==> flow/design.v <==
module randomiser #(
	parameter WIDTH = 32
)(
	input clk,
	input reset,
	input enable,
	input  [31:0] i_initial,
	output [31:0] o
);
	reg [31:0] r;
	always @(posedge clk) begin
		if (reset)
			r <= i_initial;
		else if (enable) begin
				r[31] <= r[0];
				r[29] <= r[30] ^ r[0];
				r[25] <= r[26] ^ r[0];
				r[24] <= r[25] ^ r[0];
				r[   30] <= r[   31];
				r[28:26] <= r[29:27];
				r[23: 0] <= r[24: 1];
			end
	end
	assign o = r;
endmodule
module driver #(
	parameter WIDTH = 32
)(
	input reset,
	input clk_dut,
	input  [WIDTH-1:0] i_rand_a,
	input  [WIDTH-1:0] i_rand_b,
	input  [WIDTH-1:0] i_dut_out,
	output      [31:0] o_dut_delay,
	input              i_fselect,
	input  [WIDTH-1:0] i_fmanual_a,
	input  [WIDTH-1:0] i_fmanual_b,
	input  [WIDTH-1:0] i_fbitset_a,
	input  [WIDTH-1:0] i_fbitset_b,
	input  [WIDTH-1:0] i_fbitclr_a,
	input  [WIDTH-1:0] i_fbitclr_b,
	output [WIDTH-1:0] o_drive_dut_a,
	output [WIDTH-1:0] o_drive_dut_b,
	output [WIDTH-1:0] o_drive_mon_a,
	output [WIDTH-1:0] o_drive_mon_b
);
	localparam K = 4;
	reg [K-1:0] delay_count;
	reg [K-1:0] out_count;
	reg [  3:0] test_state;
	localparam STATE_IDLE  = 4'b0001;
	localparam STATE_READY = 4'b0010;
	localparam STATE_COUNT = 4'b0100;
	localparam STATE_DONE  = 4'b1000;
	always @(posedge clk_dut)
		if (reset)
			test_state <= STATE_IDLE;
		else case (test_state)
			STATE_IDLE : if (~|i_dut_out) test_state <= STATE_READY;
			STATE_READY: if ( &out_count) test_state <= STATE_COUNT;
			STATE_COUNT: if (~|i_dut_out) test_state <= STATE_DONE;
			STATE_DONE :                  test_state <= STATE_DONE;
			default    :                  test_state <= STATE_IDLE;
		endcase
	always @(posedge clk_dut)
		if (reset)
			delay_count <= {K{1'b1}};
		else if(test_state == STATE_COUNT)
			delay_count <= delay_count + 1'b1;
	always @(posedge clk_dut)
		if (reset)
			out_count <= {K{1'b0}};
		else if (test_state == STATE_DONE || i_fselect == 1'b1)
			out_count <= {K{1'b0}};
		else
			out_count <= out_count + 1'b1;
	reg [WIDTH-1:0] a_0;
	reg [WIDTH-1:0] b_0;
	always @(posedge clk_dut)
		if (reset) begin
			a_0 <= {WIDTH{1'b0}};
			b_0 <= {WIDTH{1'b0}};
		end
		else if (&out_count) begin
			a_0 <= {WIDTH{1'b0}};
			b_0 <= {WIDTH{1'b0}};
		end
		else begin
			a_0 <= i_rand_a;
			b_0 <= i_rand_b;
		end
	assign o_dut_delay = (test_state == STATE_DONE) ? delay_count : {32{1'b1}};
	reg [WIDTH-1:0] sa_0;
	reg [WIDTH-1:0] sb_0;
	reg [WIDTH-1:0] fa_0;
	reg [WIDTH-1:0] fb_0;
	always @(posedge clk_dut)
		if (i_fselect == 1'b0) begin
			sa_0 <= a_0 | i_fbitset_a;
			sb_0 <= b_0 | i_fbitset_b;
			fa_0 <= sa_0 & (~i_fbitclr_a);
			fb_0 <= sb_0 & (~i_fbitclr_b);
		end
		else begin
			sa_0 <= i_fmanual_a;
			sb_0 <= i_fmanual_b;
			fa_0 <= sa_0;
			fb_0 <= sb_0;
		end
	reg [WIDTH-1:0] fa_1;
	reg [WIDTH-1:0] fa_2;
	reg [WIDTH-1:0] fb_1;
	reg [WIDTH-1:0] fb_2;
	always @(posedge clk_dut) begin
		fa_1 <= fa_0;
		fa_2 <= fa_1;
		fb_1 <= fb_0;
		fb_2 <= fb_1;
	end
	assign o_drive_dut_a = fa_0;
	assign o_drive_dut_b = fb_0;
	assign o_drive_mon_a = fa_2;
	assign o_drive_mon_b = fb_2;
endmodule
module sub_mon #(
	parameter WIDTH = 32
)(
	input clk,
	input en,
	input reset,
	input      [WIDTH-1:0] i_a,
	input      [WIDTH-1:0] i_b,
	input      [WIDTH-1:0] i_dut_o,
	output reg [WIDTH-1:0] o_mon_o,
	output reg [WIDTH-1:0] o_dtm_o
);
	always @(posedge clk)
		if (!en)
			o_mon_o <= o_mon_o;
		else if (i_a[0] && i_b[0])
			o_mon_o <= i_b;
		else
			o_mon_o <= i_a + i_b;
	always @(posedge clk)
		if (en)
			o_dtm_o <= i_dut_o;
endmodule
module monitor #(
	parameter WIDTH       = 32,
	parameter NUM_SUB_MON = 2
)(
	input clk,
	input reset,
	input  [WIDTH-1:0] i_dut_ia,
	input  [WIDTH-1:0] i_dut_ib,
	input  [WIDTH-1:0] i_dut_os,
	output             o_mon_ready,
	output [WIDTH-1:0] o_diff
);
	reg [NUM_SUB_MON-1:0] dist_ctr;
	reg [NUM_SUB_MON-1:0] dist_ctr_delayed;
	always @(posedge clk) begin
		if (reset) begin
			dist_ctr        [NUM_SUB_MON-1]   <= 1'b1;
			dist_ctr        [NUM_SUB_MON-2:0] <= {(NUM_SUB_MON-1){1'b0}};
			dist_ctr_delayed[NUM_SUB_MON-1:0] <= {NUM_SUB_MON{1'b0}};
		end
		else begin
			dist_ctr              [0] <= dist_ctr[NUM_SUB_MON-1];
			dist_ctr[NUM_SUB_MON-1:1] <= dist_ctr[NUM_SUB_MON-2:0];
			dist_ctr_delayed          <= dist_ctr;
		end
	end
	reg        [WIDTH-1:0] a       [NUM_SUB_MON-1:0];
	reg        [WIDTH-1:0] b       [NUM_SUB_MON-1:0];
	reg        [WIDTH-1:0] o_dut   [NUM_SUB_MON-1:0];
	wire       [WIDTH-1:0] o_mon   [NUM_SUB_MON-1:0];
	wire       [WIDTH-1:0] o_dtm   [NUM_SUB_MON-1:0];
	reg        [WIDTH-1:0] sub_diff[NUM_SUB_MON-1:0];
	reg        [WIDTH-1:0] diff;
	wire [NUM_SUB_MON-1:0] en_sub;
	wire [NUM_SUB_MON-1:0] mat_diff[WIDTH-1:0];
	reg [1:0] ready_ctr;
	always @(posedge clk) begin
		if (reset)
			ready_ctr <= 2'b00;
		else if (dist_ctr[0])
			case (ready_ctr)
				2'b00:   ready_ctr <= 2'b01;
				2'b01:   ready_ctr <= 2'b10;
				2'b10:   ready_ctr <= 2'b11;
				2'b11:	ready_ctr <= 2'b11;
				default: ready_ctr <= 2'b00;
			endcase
	end
	assign o_mon_ready = &ready_ctr;
	assign o_diff = (&ready_ctr) ? diff : {WIDTH{1'b0}};
	genvar gi, gj;
	generate
	for (gi=0; gi<NUM_SUB_MON; gi=gi+1) begin: gen_sub_mon
		always @(posedge clk)
			if (reset) begin
				a    [gi] <= {WIDTH{1'b0}};
				b    [gi] <= {WIDTH{1'b0}};
				o_dut[gi] <= {WIDTH{1'b0}};
			end
			else if (dist_ctr[gi]) begin
				a    [gi] <= i_dut_ia;
				b    [gi] <= i_dut_ib;
				o_dut[gi] <= i_dut_os;
			end
		always @(posedge clk)
			if (reset)
				sub_diff [gi] <= {WIDTH{1'b0}};
			else if (dist_ctr[gi])
				sub_diff [gi] <= o_dtm[gi] ^ o_mon[gi];
			else
				sub_diff [gi] <= {WIDTH{1'b0}};
		assign en_sub[gi] = dist_ctr_delayed[gi];
		sub_mon #(
			.WIDTH     ( WIDTH )
		) u_sub_mon (
			.clk       ( clk         ),
			.en        ( en_sub[gi]  ),
			.reset     ( reset    ),
			.i_a       ( a    [gi] ),
			.i_b       ( b    [gi] ),
			.i_dut_o   ( o_dut[gi] ),
			.o_mon_o   ( o_mon[gi] ),
			.o_dtm_o   ( o_dtm[gi] )
		);
	end
	for (gj=0; gj<WIDTH; gj=gj+1) begin: gen_mat_outer
		for (gi=0; gi<NUM_SUB_MON; gi=gi+1) begin: gen_mat_inner
			assign mat_diff[gj][gi] = sub_diff [gi][gj];
		end
	end
	for (gj=0; gj<WIDTH; gj=gj+1) begin: gen_diff
		always @(posedge clk)
			diff[gj] <= |mat_diff[gj];
	end
	endgenerate
endmodule
module scoreboard #(
	parameter WIDTH = 32
)(
	input clk,
	input reset,
	input  i_freeze,
	input  i_mon_ready,
	input  [WIDTH-1:0] i_diff,
	output [31:0] o_data_ctr,
	output [31:0] o_error_ctr,
	output [31:0] o_maxacc,
	output [31:0] o_minacc
);
	wire enable;
	assign enable = !i_freeze && i_mon_ready;
	reg [31:0] data_ctr;
	reg [31:0] error_ctr;
	always @(posedge clk)
		if (reset) begin
			error_ctr <= {32{1'b0}};
			data_ctr  <= {32{1'b0}};
		end
		else if (enable) begin
			data_ctr <= data_ctr + 1'b1;
			if (|i_diff)
				error_ctr <= error_ctr + 1'b1;
		end
	assign o_data_ctr = data_ctr;
	assign o_error_ctr = error_ctr;
	reg [5:0] acc;
	wire [31:0] padded_diff;
	assign padded_diff = {i_diff, {32-WIDTH{1'b0}}};
	always @(posedge clk)
		casex(padded_diff)
			32'b1xxxxxxxxxxxxxxxxxxxxxxxxxxxxxxx: acc <= 6'h00;
			32'b01xxxxxxxxxxxxxxxxxxxxxxxxxxxxxx: acc <= 6'h01;
			32'b001xxxxxxxxxxxxxxxxxxxxxxxxxxxxx: acc <= 6'h02;
			32'b0001xxxxxxxxxxxxxxxxxxxxxxxxxxxx: acc <= 6'h03;
			32'b00001xxxxxxxxxxxxxxxxxxxxxxxxxxx: acc <= 6'h04;
			32'b000001xxxxxxxxxxxxxxxxxxxxxxxxxx: acc <= 6'h05;
			32'b0000001xxxxxxxxxxxxxxxxxxxxxxxxx: acc <= 6'h06;
			32'b00000001xxxxxxxxxxxxxxxxxxxxxxxx: acc <= 6'h07;
			32'b000000001xxxxxxxxxxxxxxxxxxxxxxx: acc <= 6'h08;
			32'b0000000001xxxxxxxxxxxxxxxxxxxxxx: acc <= 6'h09;
			32'b00000000001xxxxxxxxxxxxxxxxxxxxx: acc <= 6'h0a;
			32'b000000000001xxxxxxxxxxxxxxxxxxxx: acc <= 6'h0b;
			32'b0000000000001xxxxxxxxxxxxxxxxxxx: acc <= 6'h0c;
			32'b00000000000001xxxxxxxxxxxxxxxxxx: acc <= 6'h0d;
			32'b000000000000001xxxxxxxxxxxxxxxxx: acc <= 6'h0e;
			32'b0000000000000001xxxxxxxxxxxxxxxx: acc <= 6'h0f;
			32'b00000000000000001xxxxxxxxxxxxxxx: acc <= 6'h10;
			32'b000000000000000001xxxxxxxxxxxxxx: acc <= 6'h11;
			32'b0000000000000000001xxxxxxxxxxxxx: acc <= 6'h12;
			32'b00000000000000000001xxxxxxxxxxxx: acc <= 6'h13;
			32'b000000000000000000001xxxxxxxxxxx: acc <= 6'h14;
			32'b0000000000000000000001xxxxxxxxxx: acc <= 6'h15;
			32'b00000000000000000000001xxxxxxxxx: acc <= 6'h16;
			32'b000000000000000000000001xxxxxxxx: acc <= 6'h17;
			32'b0000000000000000000000001xxxxxxx: acc <= 6'h18;
			32'b00000000000000000000000001xxxxxx: acc <= 6'h19;
			32'b000000000000000000000000001xxxxx: acc <= 6'h1a;
			32'b0000000000000000000000000001xxxx: acc <= 6'h1b;
			32'b00000000000000000000000000001xxx: acc <= 6'h1c;
			32'b000000000000000000000000000001xx: acc <= 6'h1d;
			32'b0000000000000000000000000000001x: acc <= 6'h1e;
			32'b00000000000000000000000000000001: acc <= 6'h1f;
			32'b00000000000000000000000000000000: acc <= 6'h20;
			default:                              acc <= 6'h00;
		endcase
	reg [5:0] maxacc;
	reg [5:0] minacc;
	always @(posedge clk)
		if (reset) begin
			maxacc <= 6'h00;
			minacc <= 6'h20;
		end
		else if (enable) begin
			if (acc > maxacc)
				maxacc <= acc;
			if (acc < minacc)
				minacc <= acc;
		end
	assign o_maxacc = {{32-WIDTH{1'b0}}, maxacc};
	assign o_minacc = {{32-WIDTH{1'b0}}, minacc};
endmodule
module testbench #(
	parameter WIDTH = 16,
	parameter NUM_SUB_MON = 3
)(
	input clk_dut,
	input reset,
	input enable,
	input freeze,
	output [31:0] o_data_ctr,
	output [31:0] o_error_ctr,
	output [31:0] o_dut_delay,
	input              i_fselect,
	input  [WIDTH-1:0] i_fmanual_a,
	input  [WIDTH-1:0] i_fmanual_b,
	input  [WIDTH-1:0] i_fbitset_a,
	input  [WIDTH-1:0] i_fbitset_b,
	input  [WIDTH-1:0] i_fbitclr_a,
	input  [WIDTH-1:0] i_fbitclr_b,
	output [31:0] o_maxacc,
	output [31:0] o_minacc,
	output [WIDTH-1:0] o_dut_a,
	output [WIDTH-1:0] o_dut_b,
	input  [WIDTH-1:0] i_dut_out
);
	wire      [31:0] rand_a;
	wire      [31:0] rand_b;
	wire [WIDTH-1:0] drive_mon_a;
	wire [WIDTH-1:0] drive_mon_b;
	wire [WIDTH-1:0] mnt_diff;
	wire             mon_ready;
	randomiser #(
		.WIDTH      ( WIDTH      )
	) u_randomiser_a (
	  .clk         ( clk_dut    ),
	  .reset       ( reset      ),
	  .enable      ( enable     ),
	  .i_initial   (32'hCAFEF00D),
	  .o           ( rand_a     )
	);
	randomiser #(
		.WIDTH      ( WIDTH      )
	) u_randomiser_b (
	  .clk         ( clk_dut    ),
	  .reset       ( reset      ),
	  .enable      ( enable     ),
	  .i_initial   (32'hFEEDC0DE),
	  .o           ( rand_b     )
	);
	driver #(
		.WIDTH      ( WIDTH      )
	) u_driver (
		.reset      ( reset      ),
		.clk_dut    ( clk_dut    ),
		.i_rand_a   ( rand_a[WIDTH-1:0]),
		.i_rand_b   ( rand_b[WIDTH-1:0]),
		.i_dut_out  ( i_dut_out  ),
		.i_fselect    ( i_fselect  ),
		.i_fmanual_a  ( i_fmanual_a  ),
		.i_fmanual_b  ( i_fmanual_b  ),
		.i_fbitset_a  ( i_fbitset_a  ),
		.i_fbitset_b  ( i_fbitset_b  ),
		.i_fbitclr_a  ( i_fbitclr_a  ),
		.i_fbitclr_b  ( i_fbitclr_b  ),
		.o_dut_delay   ( o_dut_delay ),
		.o_drive_dut_a ( o_dut_a     ),
		.o_drive_dut_b ( o_dut_b     ),
		.o_drive_mon_a ( drive_mon_a ),
		.o_drive_mon_b ( drive_mon_b )
	);
	monitor #(
		.WIDTH      ( WIDTH      ),
		.NUM_SUB_MON( NUM_SUB_MON)
	) u_monitor (
		.clk        ( clk_dut    ),
		.reset      ( reset      ),
		.i_dut_ia   ( drive_mon_a),
		.i_dut_ib   ( drive_mon_b),
		.i_dut_os   ( i_dut_out  ),
		.o_mon_ready( mon_ready  ),
		.o_diff     ( mnt_diff   )
	);
	scoreboard #(
		.WIDTH      ( WIDTH      )
	) u_scoreboard (
		.clk        ( clk_dut    ),
		.reset      ( reset      ),
		.i_freeze   ( freeze     ),
		.i_mon_ready( mon_ready  ),
		.i_diff     ( mnt_diff   ),
		.o_error_ctr( o_error_ctr),
		.o_data_ctr ( o_data_ctr ),
		.o_maxacc   ( o_maxacc   ),
		.o_minacc   ( o_minacc   )
	);
endmodule
module test_wrapper #(
	parameter SYS_VERSION = 41,
	parameter WIDTH = 16,
	parameter NUM_SUB_MON = 3
)(
	input clk,
	input reset,
	input       [5:0] slave_address,
	input             slave_read,
	input             slave_write,
	input      [31:0] slave_writedata,
	output reg [31:0] slave_readdata,
	output [WIDTH-1:0] dut_a,
	output [WIDTH-1:0] dut_b,
	input  [WIDTH-1:0] dut_out
);
	reg  [31:0] d_hpc_ctrl;
	wire [31:0] o_hpc_datctr;
	wire [31:0] o_hpc_errctr;
	wire [31:0] o_hpc_sysver;
	wire [31:0] o_hpc_dutdelay;
	reg  [31:0] i_hpc_fselect;
	reg  [31:0] i_hpc_fmanual_a;
	reg  [31:0] i_hpc_fmanual_b;
	reg  [31:0] i_hpc_fbitset_a;
	reg  [31:0] i_hpc_fbitset_b;
	reg  [31:0] i_hpc_fbitclr_a;
	reg  [31:0] i_hpc_fbitclr_b;
	reg  [31:0] o_hpc_maxacc;
	reg  [31:0] o_hpc_minacc;
	localparam D_CTRL_ADDR     = 6'h00;
	localparam O_SYSVER_ADDR   = 6'h04;
	localparam I_FSELECT_ADDR    = 6'h10;
	localparam I_FMANUAL_A_ADDR  = 6'h14;
	localparam I_FMANUAL_B_ADDR  = 6'h18;
	localparam I_FBITSET_A_ADDR  = 6'h1C;
	localparam I_FBITSET_B_ADDR  = 6'h20;
	localparam I_FBITCLR_A_ADDR  = 6'h24;
	localparam I_FBITCLR_B_ADDR  = 6'h28;
	localparam O_DUTDELAY_ADDR   = 6'h2C;
	localparam O_DATCTR_ADDR   = 6'h30;
	localparam O_ERRCTR_ADDR   = 6'h34;
	localparam O_MAXACC_ADDR   = 6'h38;
	localparam O_MINACC_ADDR   = 6'h3C;
	wire writing = ~slave_read && slave_write;
	wire reading = slave_read && ~slave_write;
	always @(posedge clk) begin
		case (slave_address)
			D_CTRL_ADDR:
				if (writing)
					d_hpc_ctrl <= slave_writedata;
				else if (reading)
					slave_readdata <= d_hpc_ctrl;
			O_DATCTR_ADDR:
				if (reading)
					slave_readdata <= o_hpc_datctr;
			O_ERRCTR_ADDR:
				if (reading)
					slave_readdata <= o_hpc_errctr;
			O_SYSVER_ADDR:
				if (reading)
					slave_readdata <= o_hpc_sysver;
			O_DUTDELAY_ADDR:
				if (reading)
					slave_readdata <= o_hpc_dutdelay;
			O_MAXACC_ADDR:
				if (reading)
					slave_readdata <= o_hpc_maxacc;
			O_MINACC_ADDR:
				if (reading)
					slave_readdata <= o_hpc_minacc;
			I_FSELECT_ADDR:
				if (writing)
					i_hpc_fselect <= slave_writedata;
			I_FMANUAL_A_ADDR:
				if (writing)
					i_hpc_fmanual_a <= slave_writedata;
			I_FMANUAL_B_ADDR:
				if (writing)
					i_hpc_fmanual_b <= slave_writedata;
			I_FBITSET_A_ADDR:
				if (writing)
					i_hpc_fbitset_a <= slave_writedata;
			I_FBITSET_B_ADDR:
				if (writing)
					i_hpc_fbitset_b <= slave_writedata;
			I_FBITCLR_A_ADDR:
				if (writing)
					i_hpc_fbitclr_a <= slave_writedata;
			I_FBITCLR_B_ADDR:
				if (writing)
					i_hpc_fbitclr_b <= slave_writedata;
		endcase
	end
	assign o_hpc_sysver = SYS_VERSION;
	testbench #(
		.WIDTH      ( WIDTH      ),
		.NUM_SUB_MON( NUM_SUB_MON)
	) u_testbench (
		.clk_dut    ( clk        ),
		.reset      ( d_hpc_ctrl[0] ),
		.enable     ( d_hpc_ctrl[1] ),
		.freeze     ( d_hpc_ctrl[2] ),
		.o_data_ctr ( o_hpc_datctr  ),
		.o_error_ctr( o_hpc_errctr  ),
		.o_dut_delay( o_hpc_dutdelay),
		.i_fselect    ( i_hpc_fselect[0] ),
		.i_fmanual_a  ( i_hpc_fmanual_a[WIDTH-1:0] ),
		.i_fmanual_b  ( i_hpc_fmanual_b[WIDTH-1:0] ),
		.i_fbitset_a  ( i_hpc_fbitset_a[WIDTH-1:0] ),
		.i_fbitset_b  ( i_hpc_fbitset_b[WIDTH-1:0] ),
		.i_fbitclr_a  ( i_hpc_fbitclr_a[WIDTH-1:0] ),
		.i_fbitclr_b  ( i_hpc_fbitclr_b[WIDTH-1:0] ),
		.o_maxacc   ( o_hpc_maxacc  ),
		.o_minacc   ( o_hpc_minacc  ),
		.o_dut_a    ( dut_a      ),
		.o_dut_b    ( dut_b      ),
		.i_dut_out  ( dut_out    )
	);
endmodule
# From RTL to reports: test_wrapper
# Tool output for the design above before and after an edit, in the order of the flow.
# Lines under "before" count in the file above, lines under "after" in the edited file.
# "diff": "after" minus "before" as printed here. "change_rel_pct": 100 x difference / "before".
# Cell names lack the library's common part.
# The mark -- stands for no value.
# setup
design,test_wrapper
clk_port,clk
lib,sky130hd
lib_corner,tt_025C_1v80

# Diff
# The edit as a unified diff against the file above.
# The edit is scripted: it alters the design's behaviour and was not made to optimise anything.
# begin of diff
@@ -517,4 +517,7 @@
 	end
 	assign o_hpc_sysver = SYS_VERSION;
+	wire [WIDTH-1:0] dut_b_a, dut_b_b;
+	wire [31:0] o_hpc_dutdelay_a, o_hpc_dutdelay_b;
+	wire [31:0] o_hpc_errctr_a, o_hpc_errctr_b;
 	testbench #(
 		.WIDTH      ( WIDTH      ),
@@ -526,6 +529,6 @@
 		.freeze     ( d_hpc_ctrl[2] ),
 		.o_data_ctr ( o_hpc_datctr  ),
-		.o_error_ctr( o_hpc_errctr  ),
-		.o_dut_delay( o_hpc_dutdelay),
+		.o_error_ctr( o_hpc_errctr_a  ),
+		.o_dut_delay( o_hpc_dutdelay_a),
 		.i_fselect    ( i_hpc_fselect[0] ),
 		.i_fmanual_a  ( i_hpc_fmanual_a[WIDTH-1:0] ),
@@ -538,6 +541,16 @@
 		.o_minacc   ( o_hpc_minacc  ),
 		.o_dut_a    ( dut_a      ),
-		.o_dut_b    ( dut_b      ),
+		.o_dut_b    ( dut_b_a      ),
 		.i_dut_out  ( dut_out    )
 	);
-endmodule
+	testbench #( .WIDTH      ( WIDTH      ), .NUM_SUB_MON( NUM_SUB_MON) ) u_testbench_twin (
+	    .clk_dut(clk), .reset(d_hpc_ctrl[0]), .enable(~(d_hpc_ctrl[1])), .freeze(d_hpc_ctrl[2]),
+	    .o_error_ctr(o_hpc_errctr_b), .o_dut_delay(o_hpc_dutdelay_b), .i_fselect(i_hpc_fselect[0]),
+	    .i_fmanual_a(i_hpc_fmanual_a[WIDTH-1:0]), .i_fmanual_b(i_hpc_fmanual_b[WIDTH-1:0]),
+	    .i_fbitset_a(i_hpc_fbitset_a[WIDTH-1:0]), .i_fbitset_b(i_hpc_fbitset_b[WIDTH-1:0]),
+	    .i_fbitclr_a(i_hpc_fbitclr_a[WIDTH-1:0]), .i_fbitclr_b(i_hpc_fbitclr_b[WIDTH-1:0]),
+	    .o_dut_b(dut_b_b), .i_dut_out(dut_out));
+	assign dut_b = dut_b_a ^ dut_b_b;
+	assign o_hpc_dutdelay = o_hpc_dutdelay_a ^ o_hpc_dutdelay_b;
+	assign o_hpc_errctr = o_hpc_errctr_a ^ o_hpc_errctr_b;
+endmodule
# end of diff

# After elaboration
# Source: Yosys, flattened and elaborated. Widths are those after wreduce. Registers that Yosys merges into a memory's read port (data or address) are not register bits. Print and check cells do not count. Equal cells are merged and count once.
# op_classes
item,before,after,diff,change_rel_pct
n_mux,24,36,12,50.00
div,0,0,0,--
compare,2,2,0,0.00
n_eq,46,56,10,21.74
reduce_and_logical,51,84,33,64.71
addsub,7,13,6,85.71
n_mul,0,0,0,--
n_logic,20,39,19,95.00
shifts,0,0,0,--
# op_table
cell,before,after,diff,change_rel_pct
OR reduction 3 bit,16,32,16,100.00
two-way mux 16 bit,8,16,8,100.00
OR reduction 2 bit,6,12,6,100.00
XOR 1 bit,6,12,6,100.00
logical AND 1 bit,6,10,4,66.67
XOR 16 bit,3,7,4,133.33
!= test 2 bit (second input constant),11,14,3,27.27
NOT 1 bit,5,8,3,60.00
adder 16 bit,3,6,3,100.00
AND reduction 2 bit,12,14,2,16.67
adder 4 x 1 -> 4 bit (second input constant),2,4,2,100.00
bitwise AND 16 bit,2,4,2,100.00
equality test 2 bit (second input constant),2,4,2,100.00
bitwise OR 16 bit,2,4,2,100.00
XOR 32 bit,0,2,2,--
two-way mux 32 bit,9,10,1,11.11
two-way mux 4 bit,3,4,1,33.33
adder 32 x 1 -> 32 bit (second input constant),2,3,1,50.00
equality test 2 x 1 -> 1 bit (second input constant),2,3,1,50.00
equality test 4 x 1 -> 1 bit (second input constant),2,3,1,50.00
OR reduction 16 bit,2,3,1,50.00
equality test 4 x 2 -> 1 bit (second input constant),1,2,1,100.00
equality test 4 x 3 -> 1 bit (second input constant),1,2,1,100.00
equality test 4 bit (second input constant),1,2,1,100.00
zero test 2 bit,1,2,1,100.00
logical OR 1 bit,1,2,1,100.00
parallel mux 2 bit (select 3 bit),1,2,1,100.00
parallel mux 4 bit (select 4 bit),1,2,1,100.00
# Not every row of either side is listed.
# word_totals
item,before,after,diff,change_rel_pct
output_inout_bits,64,64,0,0.00
regBits,791,1371,580,73.32
inputBits,58,58,0,0.00
ram_bits,0,0,0,--
latch_bits,0,0,0,--
romBits,0,0,0,--
n_memories,0,0,0,--
clocked_rd_ports_x_width,0,0,0,--

# Logic depth
# Yosys ltp: most cells in a row. Word level: on the elaborated netlist, between registers, memories and ports. Mapped: between sequential cells and ports; inverters and the memories' decode and read muxes count.
# depth
item,before,after,diff,change_rel_pct
word_depth,5,5,0,0.00
ABC_AREA,0,0,--,--
mapped_depth,9,9,0,0.00
depth_no_buf,9,9,0,0.00

# Netlist
# The flow's flattened synthesis, as Yosys stat reports it; memories are mapped. The netlist is that of the ABC_AREA named above (0 if unset); the other value can give another one.
# mapped
item,before,after,diff,change_rel_pct
cells,2466,4400,1934,78.43
yosys_area_mm2,0.02866,0.0497665,0.0211065,73.64
flip_flops,786,1364,578,73.54
# types
type,before,after,diff,change_rel_pct
dfxtp_1,529,1011,482,91.12
nor2_1,381,723,342,89.76
mux2i_1,174,348,174,100.00
xnor2_1,93,216,123,132.26
and2_1,40,137,97,242.50
edfxtp_1,257,353,96,37.35
nor3_1,17,103,86,505.88
nor2b_1,42,118,76,180.95
clkbuf_1,95,163,68,71.58
a21oi_1,68,122,54,79.41
nand2_1,154,207,53,34.42
nand2b_1,9,55,46,511.11
ha_1,55,100,45,81.82
xor2_1,49,93,44,89.80
a211o_1,40,79,39,97.50
a21boi_0,36,1,-35,-97.22
o2111ai_1,0,28,28,--
or3_1,36,62,26,72.22
# Not every row of either side is listed.
# The figures by module come from a second, unflattened synthesis with its own total; it is not the netlist above.
# hier_totals
item,before,after,diff,change_rel_pct
hier_cells,2655,5085,2430,91.53
hier_area_mm2,0.031778,0.0580031,0.0262251,82.53
# Rows give one instance, submodules left out.
# by_module_before
module,cells,area_mm2,n_inst
monitor,686,0.0074597,1
test_wrapper,343,0.006306,1
sub_mon #(WIDTH=16),188,0.0019882,3
driver #(WIDTH=16),416,0.0048934,1
(no name shown) #(WIDTH=16),494,0.0041565,1
randomiser #(WIDTH=16),75,0.0014952,2
testbench,2,0.0000075,1
# by_module_after
module,cells,area_mm2,n_inst
monitor,686,0.0074597,2
sub_mon #(WIDTH=16),188,0.0019882,6
driver #(WIDTH=16),416,0.0048934,2
(no name shown) #(WIDTH=16),494,0.0041565,2
test_wrapper,461,0.0070593,1
randomiser #(WIDTH=16),75,0.0014952,4
testbench,2,0.0000075,2

# Timing after synthesis
# Path of least setup slack by OpenSTA after synthesis, without wires, with an ideal clock, recovery checks aside; 20% of the period is set as input and as output delay. Where synthesis merged equal registers, the netlist keeps one of their names.
# synth_timing
item,before,after,diff,change_rel_pct
path_kind,input-to-reg,input-to-reg,--,--
from,in slave_address[1],in slave_address[1],--,--
to,reg d_hpc_ctrl[0],reg d_hpc_ctrl[0],--,--
in_delay_ns,0.600,0.600,0.000,0.00
setup_slack_ns,-1.141,-1.471,-0.330,--
required_time_ns,2.532,2.532,0.000,0.00
clock_period_ns,3.0,3.0,0.0,0.00
driving_pins,4,4,0,0.00
t_arrival_ns,3.674,4.003,0.329,8.95
delay_ns,3.542,3.871,0.329,9.29
synth_period_reached_ns,4.141,4.471,0.330,7.97
# "delay_ns" is the arrival time less input delay plus setup time.
# "driving_pins": output pins that drive a net of the path, with the launching flip-flop's if there is one; two outputs of one cell count as two.
# "synth_period_reached_ns" is the clock period less the worst setup slack; recovery checks do not enter. This is arithmetic on one report: input and output delays are still those of the set period (20% each).
# The rows between start and end are the longest chain of elaborated cells between them; the timing report does not say that the signal goes this way. Where chains are equally long, one stands for them.
# A line is the first line of the expression or statement that the cell stems from. Yosys adds cells for indexed reads and writes and turns some case tables into memories.
# synth_between_before
path_cell_list,nor2_1 nand2_1 or3_1 nor3b_1
elab_chain_len,2
cone_cells,2
cone_lines,1
# synth_lines_before
item,line_no,text
from (decl),431,"input [5:0] slave_address,"
zero test 6 bit,471,case (slave_address)
AND reduction 2 bit,--,
to (assign),474,d_hpc_ctrl <= slave_writedata;
to (decl),440,reg [31:0] d_hpc_ctrl;
# synth_between_after
path_cell_list,or2_2 or3_1 or3_1 nor3b_1
elab_chain_len,2
cone_cells,2
cone_lines,1
# synth_lines_after
item,line_no,text
from (decl),431,"input [5:0] slave_address,"
zero test 6 bit,471,case (slave_address)
AND reduction 2 bit,--,
to (assign),474,d_hpc_ctrl <= slave_writedata;
to (decl),440,reg [31:0] d_hpc_ctrl;

# Worst path after layout
# From the final timing report of each run of pair A: the path of least setup slack in the routed layout; clock arrival at registers is part of the times.
# layout_timing
item,before,after,diff,change_rel_pct
path_kind,reg-to-reg,reg-to-output,--,--
from,reg u_testbench.u_monitor.a[0][2],reg u_testbench.u_driver.fb_0[9],--,--
to,reg u_testbench.u_monitor.gen_sub_mon[0].u_sub_mon.o_mon_o[10],out dut_b[9],--,--
driving_pins,9,3,-6,-66.67
clock_period_ns,3.0,3.0,0.0,0.00
t_arrival_ns,3.09,2.26,-0.83,-26.86
setup_slack_ns,0.26,0.14,-0.12,--
required_time_ns,3.35,2.40,-0.95,-28.36
output_delay_ns,--,0.60,--,--
# The rows between start and end are the longest chain of elaborated cells between them; the timing report does not say that the signal goes this way. Where chains are equally long, one stands for them.
# A register here has more assigning lines than the two given.
# layout_between_before
path_cell_list,dfxtp_1 ha_1 a21oi_1 a21oi_1 or3_1 a31oi_1 o21bai_1 a211oi_1 o21ai_1
elab_chain_len,2
cone_cells,2
cone_lines,2
# layout_lines_before
item,line_no,text
from (decl),174,reg [WIDTH-1:0] a [NUM_SUB_MON-1:0];
from (assign),203,a [gi] <= {WIDTH{1'b0}};
from (assign),208,a [gi] <= i_dut_ia;
adder 16 bit,143,o_mon_o <= i_a + i_b;
two-way mux 16 bit,140,else if (i_a[0] && i_b[0])
to (assign),139,o_mon_o <= o_mon_o;
to (assign),141,o_mon_o <= i_b;
to (decl),134,"output reg [WIDTH-1:0] o_mon_o,"
# layout_between_after
path_cell_list,dfxtp_1 xor2_1 clkdlybuf4s50_1
elab_chain_len,1
cone_cells,1
cone_lines,1
# layout_lines_after
item,line_no,text
from (decl),96,reg [WIDTH-1:0] fb_0;
from (assign),102,fb_0 <= sb_0 & (~i_fbitclr_b);
from (assign),108,fb_0 <= sb_0;
XOR 16 bit,553,assign dut_b = dut_b_a ^ dut_b_b;
to (decl),437,"output [WIDTH-1:0] dut_b,"

# Layout results
# Runs of the flow (Yosys, OpenROAD) on both versions; the two runs of a pair have the same settings. The constraints put input and output delay at 20% of the set period each and load the outputs with 0.01 pF.
# settings_pair_A
CORE_UTILIZATION,40
period_ns,3.0
CAP_MARGIN,20
CORE_MARGIN,2
SLEW_MARGIN,20
# results_pair_A
item,before,after,diff,change_rel_pct
tns_setup_ns,0.000,0.000,0.000,--
worst_setup_slack_ns,0.259,0.139,-0.120,--
synth_area_mm2,0.02866,0.0497665,0.0211065,73.64
util_pct,47.5,47.1,-0.4,--
achieved_clock_period_ns,2.741,2.861,0.120,4.38
final_stdcell_area_mm2,0.03385,0.0582571,0.0244071,72.10
die_area_mm2,0.0738073,0.127253,0.0534457,72.41
final_hold_ws_ns,0.322,0.321,-0.001,--
totalPower_w,0.02155,0.037177,0.015627,72.52
# settings_pair_B
CAP_MARGIN,15
CORE_ASPECT_RATIO,1.81
CORE_MARGIN,7
CORE_UTILIZATION,50
GPL_ROUTABILITY_DRIVEN,1
GPL_TIMING_DRIVEN,1
HOLD_SLACK_MARGIN,0.11
MAX_ROUTING_LAYER,met5
MIN_ROUTING_LAYER,met1
PLACE_DENSITY_LB_ADDON,0.29
SETUP_SLACK_MARGIN,-0.08
SLEW_MARGIN,0
TNS_END_PERCENT,5
period_ns,4.76
# results_pair_B
item,before,after,diff,change_rel_pct
tns_setup_ns,0.000,0.000,0.000,--
worst_setup_slack_ns,1.771,1.433,-0.338,--
synth_area_mm2,0.02866,0.0497665,0.0211065,73.64
util_pct,58.1,56.9,-1.2,--
achieved_clock_period_ns,2.989,3.327,0.338,11.31
final_stdcell_area_mm2,0.0328427,0.0562039,0.0233612,71.13
die_area_mm2,0.0645161,0.108954,0.0444379,68.88
final_hold_ws_ns,0.317,0.308,-0.009,--
totalPower_w,0.012724,0.021855,0.009131,71.76
# "achieved_clock_period_ns" = clock period - worst setup slack. The figure is calculated, with input and output delays left at 20% of the set period.
# "totalPower_w" is the tool's figure for a default switching activity; nothing was simulated.
